==> flow/design.v <==
module alu(A, B, selector, R, flagZ, flagN, flagC);
    parameter BUS_SIZE = 32;
    input[BUS_SIZE - 1: 0] A;
    input[BUS_SIZE - 1: 0] B;
    input[2: 0] selector;
    output flagZ;
    output flagN;
    output reg flagC;
    output reg [BUS_SIZE - 1 : 0] R;
	always @(A, B, selector)
	begin
		flagC = 1'b0;
		if (selector == 3'b000)	
			{flagC, R} = A + B;
		else if (selector == 3'b001)
			R = A - B;
		else if (selector == 3'b010)
			R = A & B;
		else if (selector == 3'b011)
			R = A | B;
		else if (selector == 3'b100)
			R = A ^ B;
		else 
			R = {BUS_SIZE{1'b0}};
	end 
	assign flagZ = ~(|R);
	assign flagN = R[BUS_SIZE - 1];
endmodule
module extend_sign(dataIn, dataOut);
	parameter BUS_IN = 16;
	parameter BUS_SIZE = 32;
	input [BUS_IN - 1 : 0] dataIn;
	output [BUS_SIZE - 1 : 0] dataOut;
	assign dataOut = {{(BUS_SIZE - BUS_IN){dataIn[BUS_IN - 1]}}, dataIn};
endmodule 
module register(D, Q, enable, clk, rst);
	parameter BUS_SIZE = 32;
	input [BUS_SIZE - 1 : 0] D;
	input enable;
	input clk;
	input rst;
	output reg [BUS_SIZE - 1 : 0] Q;
	always @(posedge clk)
	begin
		if (rst)
			Q <= {BUS_SIZE{1'b0}};
		else if(enable)
			Q <= D;
	end
endmodule
module ports(
    input [2:0] portWrite,
    input valueWrite,
    input enWrite,
    output [7:0] valuePort,
    input clk,
    input rst
    );
	reg [7:0] enable;
	always @(portWrite, valueWrite)
	begin
		case(portWrite)
			3'd0:	enable = {{7{1'b0}}, 1'b1};
			3'd1:	enable = {{6{1'b0}}, 1'b1, {1{1'b0}}};
			3'd2:	enable = {{5{1'b0}}, 1'b1, {2{1'b0}}};
			3'd3:	enable = {{4{1'b0}}, 1'b1, {3{1'b0}}};
			3'd4:	enable = {{3{1'b0}}, 1'b1, {4{1'b0}}};
			3'd5:	enable = {{2{1'b0}}, 1'b1, {5{1'b0}}};
			3'd6:	enable = {{1{1'b0}}, 1'b1, {6{1'b0}}};
			3'd7:	enable = {1'b1, {7{1'b0}}};
		endcase 	
	end
	genvar i;
	generate
		for (i = 0; i < 8; i = i + 1)
		begin: GENERATE_REGISTERS_BLOCK
			register #(.BUS_SIZE(1)) regi (
				.D(valueWrite),
				.Q(valuePort[i]),
				.enable(enable[i] & enWrite),
				.clk(clk),
				.rst(rst)
			);
		end
	endgenerate
endmodule
module port_memory(dirSelect, enWrMemory, enWrPort, selectRead, inputPorts, valueWriteMem);
    input [7:0] dirSelect;
    output reg enWrMemory;
    output reg enWrPort;
    output reg selectRead;
    input [1:0] inputPorts;
    output reg [31:0] valueWriteMem;
    always @(*) begin
        selectRead = 1'b0;
        valueWriteMem = 32'b0;
        enWrMemory = 1'b0;
        enWrPort = 1'b0;
        if (dirSelect < 7'd8)
        begin
            enWrMemory = 1'b0;
            enWrPort = 1'b1;
        end else if (dirSelect == 7'd8 || dirSelect == 7'd9) begin
            selectRead = 1'b1;
            if (dirSelect == 7'd8) begin
                valueWriteMem = {{31'b0}, inputPorts[0]};              
            end else begin
                valueWriteMem = {{31'b0}, inputPorts[1]};
            end
        end else begin
            enWrMemory = 1'b1;
            enWrPort = 1'b0;
        end
    end
endmodule
module sram(outA, outB, clk, enWrite, writeData, dirWrite, dirA, dirB);
	parameter BUS_SIZE = 32;
	parameter DIR_SIZE_INTERNAL = 5;
	parameter MEM_SIZE = 32;
	input clk;
	input enWrite;
	input [BUS_SIZE - 1 : 0] writeData;
	input [DIR_SIZE_INTERNAL - 1 : 0] dirWrite;
	input [DIR_SIZE_INTERNAL - 1 : 0] dirA;
	input [DIR_SIZE_INTERNAL - 1 : 0] dirB;
	output [BUS_SIZE - 1 : 0] outA;
	output [BUS_SIZE - 1 : 0] outB;
	reg [BUS_SIZE - 1 : 0] MEM [0 : MEM_SIZE - 1];
	assign outA = (dirA == {DIR_SIZE_INTERNAL{1'b0}}) ? {BUS_SIZE{1'b0}} : MEM[dirA];
	assign outB = (dirB == {DIR_SIZE_INTERNAL{1'b0}}) ? {BUS_SIZE{1'b0}} : MEM[dirB];
	always @(posedge clk)
	begin
		if (enWrite)
			MEM[dirWrite] <= writeData;
	end	
endmodule 
module program_counter(clk, rst, enable, dirInBranch, dirInJump, dirSel, dirOut);
	parameter DIR_SIZE = 32;
	input clk;
	input rst;
	input enable;
	input [1 : 0] dirSel;
	input [DIR_SIZE - 1 : 0] dirInBranch;
	input [DIR_SIZE - 1 : 0] dirInJump;
	output reg [DIR_SIZE - 1 : 0] dirOut;
	wire [DIR_SIZE - 1 : 0] dirBranch_src, dirJump_src, dirNormal, dirOut_src;	
	reg [DIR_SIZE - 1 : 0] dirOut_A, dirOut_B, dirBranch, dirJump;
	assign dirOut_src = dirSel[0] == 1'b1 ? dirBranch : (dirSel[1] == 1'b1 ? dirJump_src : dirNormal);
	assign dirBranch_src = dirOut_B + dirInBranch;	
	assign dirJump_src = dirOut_B + dirInJump;
	assign dirNormal = dirOut + {{(DIR_SIZE - 1){1'b0}}, 1'b1};
	always @(posedge clk) begin
	   if (rst)
	       dirOut <= {DIR_SIZE{1'b0}};
	   else
	       dirOut <= dirOut_src;
	end	
	always @(posedge clk) begin
	   if (rst) begin
	       dirOut_A <= {DIR_SIZE{1'b0}};
	       dirOut_B <= {DIR_SIZE{1'b0}};
	       dirJump <= {DIR_SIZE{1'b0}};
	       dirBranch <= {DIR_SIZE{1'b0}};
	   end else begin
	       dirOut_A <= dirOut;
	       dirOut_B <= dirOut_A;
	       dirJump <= dirJump_src;
	       dirBranch <= dirBranch_src;
	   end
	end
endmodule 
module control_path(opCode, functionCode, MemaReg, enWrSram, ALUSelector, enWriteMemory, enablePC, fteALU, clk, rst, regDst, flagZ, dirSelPC);
	parameter BUS_SIZE = 32;
	parameter DIR_SIZE = 32;
	parameter OPC_SIZE = BUS_SIZE;
	input [6 - 1 : 0] opCode;
	input [6 - 1 : 0] functionCode;
	input clk;
	input rst;
	input flagZ;
	output reg MemaReg;
	output reg enWrSram;
	output reg [2 : 0] ALUSelector;
	output reg fteALU;
	output reg enWriteMemory;
	output reg enablePC;
	output reg regDst;
	output [1:0] dirSelPC;	
	reg branch_src;
	reg branch_A;
	reg branch_B;
	reg jump;
	reg regDst_src;
	reg [2 : 0] ALUSelector_src;
	reg fteALU_src;
	reg enWriteMemory_src; 
	reg enWriteMemory_A;
	reg MemaReg_src;
	reg MemaReg_A;
	reg MemaReg_B;
	reg enWrSram_src;
	reg enWrSram_A;
	reg enWrSram_B;
	always @(posedge clk) begin
	   if (rst) begin
	       regDst <= 1'b0;
	       ALUSelector <= 3'b000;
	       fteALU <= 1'b0;
	       branch_A <= 1'b0;
	       branch_B <= 1'b0;
	       enWriteMemory_A <= 1'b0;
	       enWriteMemory <= 1'b0;
	       MemaReg_A <= 1'b0;
	       MemaReg_B <= 1'b0;
	       MemaReg <= 1'b0;
	       enWrSram <= 1'b0;
	       enWrSram_A <= 1'b0;
	       enWrSram_B <= 1'b0;
	   end else begin
	       regDst <= regDst_src;
	       fteALU <= fteALU_src;
	       ALUSelector <= ALUSelector_src;
	       branch_A <= branch_src;
	       branch_B <= branch_A;
	       enWriteMemory_A <= enWriteMemory_src;
	       enWriteMemory <= enWriteMemory_A;
	       MemaReg_A <= MemaReg_src;
	       MemaReg_B <= MemaReg_A;
	       MemaReg <= MemaReg_B;
	       enWrSram_A <= enWrSram_src;
	       enWrSram_B <= enWrSram_A;
	       enWrSram <= enWrSram_B;
	   end
	end
	assign dirSelPC = {jump, branch_B & flagZ};
	always @(opCode, functionCode)
	begin
		MemaReg_src = 1'b0;
		enWrSram_src = 1'b0;
		ALUSelector_src = 3'b000;
		enWriteMemory_src = 1'b0;
		branch_src = 1'b0;
		jump = 1'b0;
		enablePC = 1'b1;
		fteALU_src = 1'b0;
		regDst_src = 1'b0;		
		if (opCode == 6'b0) begin
			regDst_src = 1'b1;
			case (functionCode)
				6'b100000: begin  
					ALUSelector_src = 3'b000;
                    enWrSram_src = 1'b1;
                end
				6'b100010: begin  
					ALUSelector_src = 3'b001;
                    enWrSram_src = 1'b1;
                end
				6'b100100: begin 
					ALUSelector_src = 3'b010;
                    enWrSram_src = 1'b1;
                end
				6'b100101: begin 
					ALUSelector_src = 3'b011;
                    enWrSram_src = 1'b1;
                end
				6'b100110: begin 
					ALUSelector_src = 3'b100;
                    enWrSram_src = 1'b1;
                end
				6'b000000: begin 
					ALUSelector_src = 3'b000;
			     end
				default: begin
					ALUSelector_src = 3'b000;
					enWrSram_src = 1'b0;
                end
			endcase
		end
		else begin
			case(opCode)
				6'b100011: begin  
					enWrSram_src = 1'b1;	
					fteALU_src = 1'b1;
					MemaReg_src = 1'b1;
				end
				6'b101011: begin  
					fteALU_src = 1'b1;
					enWriteMemory_src = 1'b1;
					regDst_src = 1'b0;
					MemaReg_src = 1'b0;
				end
				6'b000100: begin  
					branch_src = 1'b1;
					ALUSelector_src = 3'b001;
					regDst_src = 1'b0;	
					MemaReg_src = 1'b0;
				end
				6'b000010: begin  
					jump = 1'b1;
					regDst_src = 1'b0;
					fteALU_src = 1'b0;
					branch_src = 1'b0;	
					MemaReg_src = 1'b0;
					ALUSelector_src = 3'b000;
				end
				6'b001111: begin  
					regDst_src = 1'b0;
					fteALU_src = 1'b1;
					enWrSram_src = 1'b1;
				end
				6'b001000: begin  
				    fteALU_src = 1'b1;
					ALUSelector_src = 3'b000;
					enWrSram_src = 1'b1;
					regDst_src = 1'b0;
				end
				6'b001100: begin  
				    fteALU_src = 1'b1;
					ALUSelector_src = 3'b010;	
					enWrSram_src = 1'b1;
					regDst_src = 1'b0;
				end
				6'b001101: begin  
				    fteALU_src = 1'b1;
					ALUSelector_src = 3'b011;
					enWrSram_src = 1'b1;
					regDst_src = 1'b0; 
				end
				6'b001110: begin  
				    fteALU_src = 1'b1;
					ALUSelector_src = 3'b100;	
					enWrSram_src = 1'b1;
					regDst_src = 1'b0;
				end
				default: begin
					enWrSram_src = 1'b0;
					regDst_src = 1'b0;
					fteALU_src = 1'b0;
				end
			endcase
		end
	end
endmodule 
module data_path(opCode, MemaReg, enWrSram, ALUSelector, enablePC, fteALU, clk, rst, regDst, flagZ, dirSelPC, ALU_res_memory, outMemory_memory, DRB_reg_file_memory, imem_addr, imem_data);
	parameter BUS_SIZE = 32;
	parameter DIR_SIZE = BUS_SIZE;
	parameter OPC_SIZE = BUS_SIZE; 
	parameter DIR_SIZE_INTERNAL = 5;  
	input clk;
	input rst;
	input MemaReg;
	input enWrSram;
	input [2 : 0] ALUSelector;
	input enablePC;
	input fteALU;
	input regDst;
	output reg flagZ;
	input [1:0] dirSelPC;
	output [BUS_SIZE - 1 : 0] ALU_res_memory;
	input [BUS_SIZE - 1 : 0] outMemory_memory;
	output [BUS_SIZE - 1 : 0] DRB_reg_file_memory;	
	output [7 : 0] imem_addr;
	input [OPC_SIZE - 1 : 0] imem_data;
	output [OPC_SIZE - 1 : 0] opCode;
	wire [BUS_SIZE - 1 : 0] ALU_res;
	wire [BUS_SIZE - 1 : 0] DW_reg_file;	
	wire [BUS_SIZE - 1 : 0] ALU_inB;
	wire [BUS_SIZE - 1 : 0] extendedData6;
	wire [DIR_SIZE - 1 : 0] dirPC;
	wire [DIR_SIZE_INTERNAL - 1 : 0] dirWriteRF;
	wire flagN, flagC;
	reg [OPC_SIZE - 1 : 0] opCode_reg;
	wire [OPC_SIZE - 1 : 0] opCode_src;
	reg [BUS_SIZE - 1 : 0] DRA_reg_file_reg;
    reg [BUS_SIZE - 1 : 0] DRB_reg_file_reg;
    reg [BUS_SIZE - 1 : 0] DRB_B_reg_file_reg;
	wire [BUS_SIZE - 1 : 0] DRA_reg_file_src;
	wire [BUS_SIZE - 1 : 0] DRB_reg_file_src;
	wire [BUS_SIZE - 1 : 0] ALU_res_src;
	reg [BUS_SIZE - 1 : 0] ALU_res_reg;
	reg [BUS_SIZE - 1 : 0] ALU_B_res_reg;
	wire flagZ_src;
	wire [DIR_SIZE_INTERNAL - 1 : 0] RtE_src;
	reg [DIR_SIZE_INTERNAL - 1 : 0] RtE_reg;
	wire [DIR_SIZE_INTERNAL - 1 : 0] RdE_src;
	reg [DIR_SIZE_INTERNAL - 1 : 0] RdE_reg;
	wire [DIR_SIZE_INTERNAL - 1 : 0] dirWriteRF_src;
	reg [DIR_SIZE_INTERNAL - 1 : 0] dirWriteRFA_reg;
	reg [DIR_SIZE_INTERNAL - 1 : 0] dirWriteRFB_reg;
	reg [BUS_SIZE - 1 : 0] outMemory_reg;
	wire [BUS_SIZE - 1 : 0] extendedData16_src;
	reg [BUS_SIZE - 1 : 0] extendedData16_reg;
	assign RtE_src = opCode_reg[15 : 11];
	assign RdE_src = opCode_reg[20 : 16];
	assign opCode = opCode_reg;
	assign ALU_res_memory = ALU_res_reg;
	always @(posedge clk) begin
	   if (rst) begin
	       opCode_reg <= {OPC_SIZE{1'b0}};
	       DRA_reg_file_reg <= {BUS_SIZE{1'b0}};
	       DRB_reg_file_reg <= {BUS_SIZE{1'b0}};
	       DRB_B_reg_file_reg <= {BUS_SIZE{1'b0}};
	       ALU_res_reg <= {BUS_SIZE{1'b0}};
	       ALU_B_res_reg <= {BUS_SIZE{1'b0}};
	       RtE_reg <= {DIR_SIZE_INTERNAL{1'b0}};
	       RdE_reg <= {DIR_SIZE_INTERNAL{1'b0}};
	       dirWriteRFA_reg <= {DIR_SIZE_INTERNAL{1'b0}};
	       dirWriteRFB_reg <= {DIR_SIZE_INTERNAL{1'b0}};
	       outMemory_reg <= {BUS_SIZE{1'b0}};
	       extendedData16_reg <= {BUS_SIZE{1'b0}};
	       flagZ <= 1'b0;
	   end else begin
	       opCode_reg <= opCode_src;
	       DRA_reg_file_reg <= DRA_reg_file_src;
	       DRB_reg_file_reg <= DRB_reg_file_src;
	       DRB_B_reg_file_reg <= DRB_reg_file_reg; 
	       ALU_res_reg <= ALU_res_src;
	       ALU_B_res_reg <= ALU_res_reg;
	       RdE_reg <= RdE_src;
	       RtE_reg <= RtE_src;
	       dirWriteRFA_reg <= dirWriteRF_src;
	       dirWriteRFB_reg <= dirWriteRFA_reg;
	       outMemory_reg <= outMemory_memory;
	       flagZ <= flagZ_src;
	       extendedData16_reg <= extendedData16_src;
	   end	   
	end
	assign DW_reg_file = MemaReg ? outMemory_reg : ALU_B_res_reg;
	assign ALU_inB = fteALU ? extendedData16_reg : DRB_reg_file_reg;
	assign dirWriteRF_src = regDst ? RtE_reg : RdE_reg;
	assign DRB_reg_file_memory = DRB_B_reg_file_reg; 
	sram #(.BUS_SIZE(BUS_SIZE), .DIR_SIZE_INTERNAL(DIR_SIZE_INTERNAL)) RegFile (
		.outA(DRA_reg_file_src),
		.outB(DRB_reg_file_src),
		.clk(clk),
		.enWrite(enWrSram),
		.writeData(DW_reg_file),
		.dirWrite(dirWriteRFB_reg),  
		.dirA(opCode_reg[25 : 21]),  
		.dirB(opCode_reg[20 : 16])  
	);
	assign imem_addr = dirPC[7 : 0];
	assign opCode_src = imem_data;
	alu #(.BUS_SIZE(BUS_SIZE)) MyALU (
		.A(DRA_reg_file_reg),
		.B(ALU_inB),
		.selector(ALUSelector),
		.R(ALU_res_src),
		.flagZ(flagZ_src),
		.flagN(flagN),
		.flagC(flagC)
	);
	extend_sign #(.BUS_IN(16), .BUS_SIZE(BUS_SIZE)) ex_signal16(
		.dataIn(opCode_reg[15 : 0]),
		.dataOut(extendedData16_src)
	);
	extend_sign #(.BUS_IN(26), .BUS_SIZE(BUS_SIZE)) ex_signal6(
		.dataIn(opCode_reg[25 : 0]),
		.dataOut(extendedData6)
	);
	program_counter #(.DIR_SIZE(DIR_SIZE)) MyPC(
		.clk(clk),
		.rst(rst),
		.enable(enablePC),
		.dirInBranch(extendedData16_reg),
		.dirInJump(extendedData6),
		.dirSel(dirSelPC),
		.dirOut(dirPC)
	);
endmodule 
module microprocessor(clk, rst, outputPorts, inputPorts, imem_addr, imem_data, dmem_addr, dmem_we, dmem_wdata, dmem_rdata);
	parameter BUS_SIZE = 32;
	parameter DIR_SIZE = BUS_SIZE;
	parameter OPC_SIZE = BUS_SIZE; 
	parameter DIR_SIZE_INTERNAL = 5;  
	input clk;
	input rst;
	input [1:0] inputPorts;
	output [7:0] outputPorts;
	output [7:0] imem_addr;
	input [31:0] imem_data;
	output [7:0] dmem_addr;
	output dmem_we;
	output [31:0] dmem_wdata;
	input [31:0] dmem_rdata;
	wire MemaReg;
	wire rst_n;
	wire enWrSram;
	wire [2 : 0] ALUSelector;
	wire enWriteMemory;
	wire branch;
	wire jump;
	wire enablePC;
	wire fteALU;
	wire regDst;
	wire [OPC_SIZE - 1 : 0] opCode;
	wire flagZ;
	wire [1:0] dirSelPC;
	wire [BUS_SIZE - 1 : 0] outMemory;
	wire [BUS_SIZE - 1 : 0] DRB_reg_file;
	wire [BUS_SIZE - 1 : 0] ALU_res;	
	assign rst_n = rst;
	data_path #(.BUS_SIZE(BUS_SIZE), .DIR_SIZE(DIR_SIZE)) myData(
		.opCode(opCode),
		.MemaReg(MemaReg),
		.enWrSram(enWrSram),
		.ALUSelector(ALUSelector),
		.enablePC(enablePC),
		.fteALU(fteALU),
		.clk(clk),
		.rst(rst_n),
		.regDst(regDst),
		.dirSelPC(dirSelPC),
		.flagZ(flagZ),
		.ALU_res_memory(ALU_res),
		.outMemory_memory(outMemory),
		.DRB_reg_file_memory(DRB_reg_file),
		.imem_addr(imem_addr),
		.imem_data(imem_data)
	);
	control_path #(.BUS_SIZE(BUS_SIZE), .DIR_SIZE(DIR_SIZE)) myControl(
		.opCode(opCode[31:26]),
		.functionCode(opCode[5:0]),
		.MemaReg(MemaReg),
		.enWrSram(enWrSram),
		.ALUSelector(ALUSelector),
		.enWriteMemory(enWriteMemory),
		.fteALU(fteALU),
		.enablePC(enablePC),
		.clk(clk),
		.rst(rst_n),
		.regDst(regDst),
		.dirSelPC(dirSelPC),
		.flagZ(flagZ)	
	);
	wire [7:0] dirmemory;
	wire enablePortsController;
	wire enableMemoryController;
	wire selectReadMemory;
	wire [31:0] valueWriteMemAlt, memoryOut;
	assign dirmemory = ALU_res[7:0];
	assign dmem_addr = dirmemory;
	assign dmem_we = enWriteMemory & enableMemoryController;
	assign dmem_wdata = DRB_reg_file;
	assign memoryOut = dmem_rdata;
	assign outMemory = !selectReadMemory ? memoryOut : valueWriteMemAlt;
	port_memory cont_mem(
	   .dirSelect(dirmemory),
	   .enWrMemory(enableMemoryController),
	   .enWrPort(enablePortsController),
	   .selectRead(selectReadMemory),
	   .inputPorts(inputPorts),
	   .valueWriteMem(valueWriteMemAlt)
	);
	ports pt(
        .portWrite(dirmemory[2:0]),
        .valueWrite(DRB_reg_file[0]),
        .enWrite(enablePortsController & enWriteMemory),
        .valuePort(outputPorts),
        .clk(clk),
        .rst(rst_n)
	);
endmodule 
-- From RTL to reports: microprocessor
What the tools print for microprocessor, step after step.
Line numbers count from 1 in the design file above.
Cell names lack the library's common part.
The mark - stands for no value.
- top: microprocessor
- clock input: clk
- library: sky130hd
- corner: tt_025C_1v80

-- Elaborated design
Counts by Yosys on the flattened word-level netlist (proc, flatten, opt, wreduce; memories kept). Print and check cells are left out. Cells with the same type and inputs are merged into one.
Memory sizes are those after Yosys's memory passes, which may raise the word count (mostly to a power of two), join words into wider ones and drop unused or constant bits.
- div/mod/pow operators at 0
- multipliers at 0
- mux-type cells: 36
- noted bitwise operators: 15
- $add $sub $neg at 5
- order comparisons at 1
- reductions and logical operators: 12
- shift operators: 0
- eq/ne operators at 20
- operators with widths (operator ; number):
    two-way mux 32 bit ; 13
    adder 32 bit ; 3
    equality test 6 bit with constant B ; 7
    adder 32 x 1 -> 32 bit with constant B ; 1
    subtractor 32 bit ; 1
    AND 32 bit ; 1
    OR 32 bit ; 1
    bitwise XOR 32 bit ; 1
    OR reduction 32 bit ; 1
    equality test 6 x 4 -> 1 bit with constant B ; 5
    parallel mux 3 bit (select 4 bit) ; 2
    two-way mux 1 bit ; 17
    equality test 8 x 4 -> 1 bit with constant B ; 2
    AND 1 bit ; 11
    zero test 5 bit ; 2
    two-way mux 5 bit ; 2
    less-than comparator 8 x 4 -> 1 bit with constant B ; 1
    OR reduction 7 bit ; 1
    OR reduction 2 bit ; 3
    equality test 3 x 2 -> 1 bit with constant B ; 2
    equality test 6 x 2 -> 1 bit with constant B ; 1
    equality test 6 x 3 -> 1 bit with constant B ; 1
    zero test 6 bit ; 1
    OR reduction 6 bit ; 1
    two-way mux 3 bit ; 2
    OR reduction 5 bit ; 1
    equality test 3 x 1 -> 1 bit with constant B ; 1
    equality test 3 bit with constant B ; 1
Other operator kinds: 3; their cells: 3.
- output and inout bits at 57
- bits in read-only memories at 64
- register bits after elaboration at 348
- noted RAM bits: 1024
- noted memory cells: 2
- latch bits: 0
- noted bits of input ports: 68
- clocked read ports x word width at 72
- memory list (name ; words ; width ; read ports ; write ports ; line ; source):
    myData.RegFile.MEM ; 32 ; 32 ; 2 ; 1 ; 128 ; reg [BUS_SIZE - 1 : 0] MEM [0 : MEM_SIZE - 1];
    (no name shown) ; 8 ; 8 ; 1 ; 0 ; 62 ; case(portWrite)

-- Logic depth
Longest topological path by Yosys (ltp), each cell counted once; first at word level (registers and memories cut), then after technology mapping (sequential cells cut; the memories' decode and read muxes count).
- depth after elaboration: 9
- noted ABC_AREA: 0
- depth in mapped cells: 18
- mapped depth without buffers at 15

-- Synthesis result
Yosys stat after the flow's synthesis: flattened, memories mapped to cells. It holds for the ABC_AREA given above (unset counts as 0); a run with the other value may have another netlist.
Totals and module areas in this step are rounded.
- cells by type (cell ; number ; total area (um^2)):
    edfxtp_1 ; 1024 ; 3.07E+04
    dfxtp_1 ; 321 ; 6.43E+03
    mux4_2 ; 256 ; 5765.53
    mux2i_1 ; 409 ; 4.09E+03
    a21oi_1 ; 451 ; 2.26E+03
    mux2_2 ; 164 ; 1.85E+03
    ha_1 ; 118 ; 1.48E+03
    nor2_1 ; 316 ; 1.19E+03
    o221ai_1 ; 135 ; 1.18E+03
    nor2b_1 ; 146 ; 913.376
    clkbuf_1 ; 243 ; 912.125
    o22ai_1 ; 137 ; 857.072
    o21ai_0 ; 159 ; 795.763
    inv_1 ; 130 ; 487.968
    nor3_1 ; 93 ; 465.446
    xnor2_1 ; 46 ; 402.886
    nand2_1 ; 81 ; 304.042
    and3_1 ; 42 ; 262.752
Not listed: further types 72, cells in them 446.
- noted buffer cells: 345
- cell area after synthesis at 63500 um^2
- noted flip-flops: 1345
- noted cell count: 4717

-- Worst setup path after synthesis
Source: OpenSTA report_checks on the synthesized netlist (no wires, ideal clock, input and output delay 20% of the period each), path of least setup slack; recovery checks are left aside. Register names are those of the netlist, which keeps one name where synthesis merged equal registers.
- path kind: flip-flop to flip-flop
- start point: register myControl.fteALU
- end point: register myData.flagZ
- noted data arrival time: 4.152 ns
- noted clock period: 6.0 ns
- noted time at the first pin: 0.000 ns
- noted driving pins on the path: 17
- noted library setup time: 0.061 ns
- noted path slack: 1.787 ns
- noted delay of the path: 4.213 ns
- noted period reached after synthesis: 4.213 ns
"delay of the path" = arrival - input delay + setup time.
"driving pins on the path" counts driving pins, that of a launching flip-flop among them; a cell with two outputs on the path counts twice.
"period reached after synthesis" = period - worst setup slack (recovery checks aside). The figure is calculated, with input and output delays left at 20% of the set period.
The rows between start and end are the longest chain of elaborated cells between them; the timing report does not say that the signal goes this way. Where chains are equally long, one stands for them.
Each line given opens the expression or statement behind the cell; cells for indexed reads and writes are added by Yosys, which also makes memories of some case tables.
- cells stage by stage: dfxtp_1 > clkbuf_1 > clkbuf_1 > mux2i_1 > inv_1 > ha_1 > fa_1 > a21o_1 > a221o_2 > xor2_1 > a221oi_2 > nand4_1 > a2111oi_4 > nand4_1 > nor4_1 > and4_1 > and4b_1
- noted length of the longest elaborated chain: 9
- RTL lines, path post-synthesis (element ; line ; source):
    start, declared ; 184 ; output reg fteALU;
    start, assigned ; 208 ; fteALU <= 1'b0;
    start, assigned ; 221 ; fteALU <= fteALU_src;
    two-way mux 32 bit ; 429 ; assign ALU_inB = fteALU ? extendedData16_reg : DRB_reg_file_reg;
    bitwise XOR 32 bit ; 22 ; R = A ^ B;
    two-way mux 32 bit ; 21 ; else if (selector == 3'b100)
    two-way mux 32 bit ; 19 ; else if (selector == 3'b011)
    two-way mux 32 bit ; 17 ; else if (selector == 3'b010)
    two-way mux 32 bit ; 15 ; else if (selector == 3'b001)
    two-way mux 32 bit ; 13 ; if (selector == 3'b000)
    OR reduction 32 bit ; 26 ; assign flagZ = ~(|R);
    NOT 1 bit ; 26 ;
    end, assigned ; 411 ; flagZ <= 1'b0;
    end, assigned ; 424 ; flagZ <= flagZ_src;
    end, declared ; 357 ; output reg flagZ;

-- Worst path after layout
Path of least setup slack in the final report of job 1 (OpenROAD, finished layout, wires in). Where an end is a register, its clock arrival counts in the times.
- path kind: flip-flop to flip-flop
- start point: register myControl.fteALU
- end point: register myData.flagZ
- noted clock period: 7.65 ns
- noted driving pins on the path: 17
- noted library setup time: 0.11 ns
- noted data arrival time: 7.12 ns
- noted path slack: 1.12 ns
- noted time at the first pin: 0.70 ns
The rows between start and end are the longest chain of elaborated cells between them; the timing report does not say that the signal goes this way. Where chains are equally long, one stands for them.
- cells stage by stage: dfxtp_1 > clkbuf_1 > clkbuf_1 > mux2i_1 > inv_1 > fa_1 > nor2_1 > o311ai_1 > a31oi_1 > a211oi_1 > o21ai_1 > a2111oi_0 > a31oi_1 > a22oi_1 > nor2b_1 > and4_1 > and4b_1
- noted length of the longest elaborated chain: 9
- RTL lines, path post-layout (element ; line ; source):
    start, declared ; 184 ; output reg fteALU;
    start, assigned ; 208 ; fteALU <= 1'b0;
    start, assigned ; 221 ; fteALU <= fteALU_src;
    two-way mux 32 bit ; 429 ; assign ALU_inB = fteALU ? extendedData16_reg : DRB_reg_file_reg;
    bitwise XOR 32 bit ; 22 ; R = A ^ B;
    two-way mux 32 bit ; 21 ; else if (selector == 3'b100)
    two-way mux 32 bit ; 19 ; else if (selector == 3'b011)
    two-way mux 32 bit ; 17 ; else if (selector == 3'b010)
    two-way mux 32 bit ; 15 ; else if (selector == 3'b001)
    two-way mux 32 bit ; 13 ; if (selector == 3'b000)
    OR reduction 32 bit ; 26 ; assign flagZ = ~(|R);
    NOT 1 bit ; 26 ;
    end, assigned ; 411 ; flagZ <= 1'b0;
    end, assigned ; 424 ; flagZ <= flagZ_src;
    end, declared ; 357 ; output reg flagZ;

--- measured runs ---
Measured results for microprocessor: 5 stored runs of the Yosys and OpenROAD flow on sky130hd. The settings differ; the order carries no meaning. The constraints put input and output delay at 20% of the set period each and load the outputs with 0.01 pF.
"achieved period" is the run's clock period less its worst setup slack. It is reckoned from that one timing run; input and output delays stay at 20% of the period that was set.
By "worst setup path time" is meant the share of the clock period that the worst setup path is allowed (20% is reserved at inputs, 20% at outputs), minus its slack. Clock arrival times at its registers enter into it.
"total power after layout": no workload was simulated; the value follows from the tool's default switching activity.
Results are given in rounded form.

Job 1
Settings were ABC_AREA = 0; CAP_MARGIN = 25; CELL_PAD_IN_SITES_GLOBAL_PLACEMENT = 3; CORE_UTILIZATION = 51; CTS_CLUSTER_DIAMETER = 371; CTS_CLUSTER_SIZE = 36; GPL_ROUTABILITY_DRIVEN = 0; GPL_TIMING_DRIVEN = 0; MAX_ROUTING_LAYER = met4; SLEW_MARGIN = 20; TNS_END_PERCENT = 85; period_ns = 7.65; CORE_MARGIN = 2
- achieved period at 6.528 ns
- worst setup slack after layout at 1.12 ns
- mapped cell area after synthesis: 63500 um^2
- noted the worst setup path time: 6.53 ns
- critical path kind: flip-flop to flip-flop
- total power after layout at 13600 µW
- die size: 127000 um^2
- worst hold slack in the final report: 0.433 ns
- utilization of the finished layout: 0.568
- noted the standard-cell area after layout: 70300 um^2
- total negative slack at 0.000 ns

Job 2
Settings were CORE_ASPECT_RATIO = 0.66; CORE_MARGIN = 6; CORE_UTILIZATION = 30; CTS_CLUSTER_SIZE = 70; GPL_ROUTABILITY_DRIVEN = 0; GPL_TIMING_DRIVEN = 0; MAX_ROUTING_LAYER = met5; PLACE_DENSITY = 0.94; SETUP_SLACK_MARGIN = 1.14; SLEW_MARGIN = 15; period_ns = 3.88; CAP_MARGIN = 20
- unfinished; error GRT-0232 in routing

Job 3
Settings were CORE_UTILIZATION = 40; period_ns = 4.57; CAP_MARGIN = 20; CORE_MARGIN = 2; SLEW_MARGIN = 20
- achieved period at 4.406 ns
- worst setup slack after layout at 0.164 ns
- mapped cell area after synthesis: 63500 um^2
- noted the worst setup path time: 4.41 ns
- critical path kind: flip-flop to flip-flop
- total power after layout at 28500 µW
- die size: 162000 um^2
- worst hold slack in the final report: 0.435 ns
- utilization of the finished layout: 0.46
- noted the standard-cell area after layout: 72700 um^2
- total negative slack at 0.000 ns

Job 4
Settings were ABC_AREA = 0; CAP_MARGIN = 0; CELL_PAD_IN_SITES_DETAIL_PLACEMENT = 1; CELL_PAD_IN_SITES_GLOBAL_PLACEMENT = 1; CORE_ASPECT_RATIO = 1.02; CORE_MARGIN = 8; CORE_UTILIZATION = 24; CTS_CLUSTER_DIAMETER = 123; CTS_CLUSTER_SIZE = 32; GPL_ROUTABILITY_DRIVEN = 1; GPL_TIMING_DRIVEN = 0; MAX_ROUTING_LAYER = met4; MIN_ROUTING_LAYER = met2; PLACE_DENSITY_LB_ADDON = 0.05; SETUP_SLACK_MARGIN = 0.41; SLEW_MARGIN = 0; TNS_END_PERCENT = 25; period_ns = 3.99
- achieved period at 4.679 ns
- worst setup slack after layout at -0.689 ns
- mapped cell area after synthesis: 63500 um^2
- noted the worst setup path time: 4.68 ns
- critical path kind: flip-flop to flip-flop
- total power after layout at 29300 µW
- die size: 281000 um^2
- worst hold slack in the final report: 0.416 ns
- utilization of the finished layout: 0.287
- noted the standard-cell area after layout: 75400 um^2
- total negative slack at -1.41 ns

Job 5
Settings were CELL_PAD_IN_SITES_GLOBAL_PLACEMENT = 3; CORE_UTILIZATION = 54; CTS_CLUSTER_DIAMETER = 371; MAX_ROUTING_LAYER = met4; SLEW_MARGIN = 35; period_ns = 4.95; CAP_MARGIN = 20; CORE_MARGIN = 2
- achieved period at 4.578 ns
- worst setup slack after layout at 0.372 ns
- mapped cell area after synthesis: 63500 um^2
- noted the worst setup path time: 4.58 ns
- critical path kind: flip-flop to flip-flop
- total power after layout at 26600 µW
- die size: 120000 um^2
- worst hold slack in the final report: 0.430 ns
- utilization of the finished layout: 0.622
- noted the standard-cell area after layout: 72400 um^2
- total negative slack at 0.000 ns
--- end ---
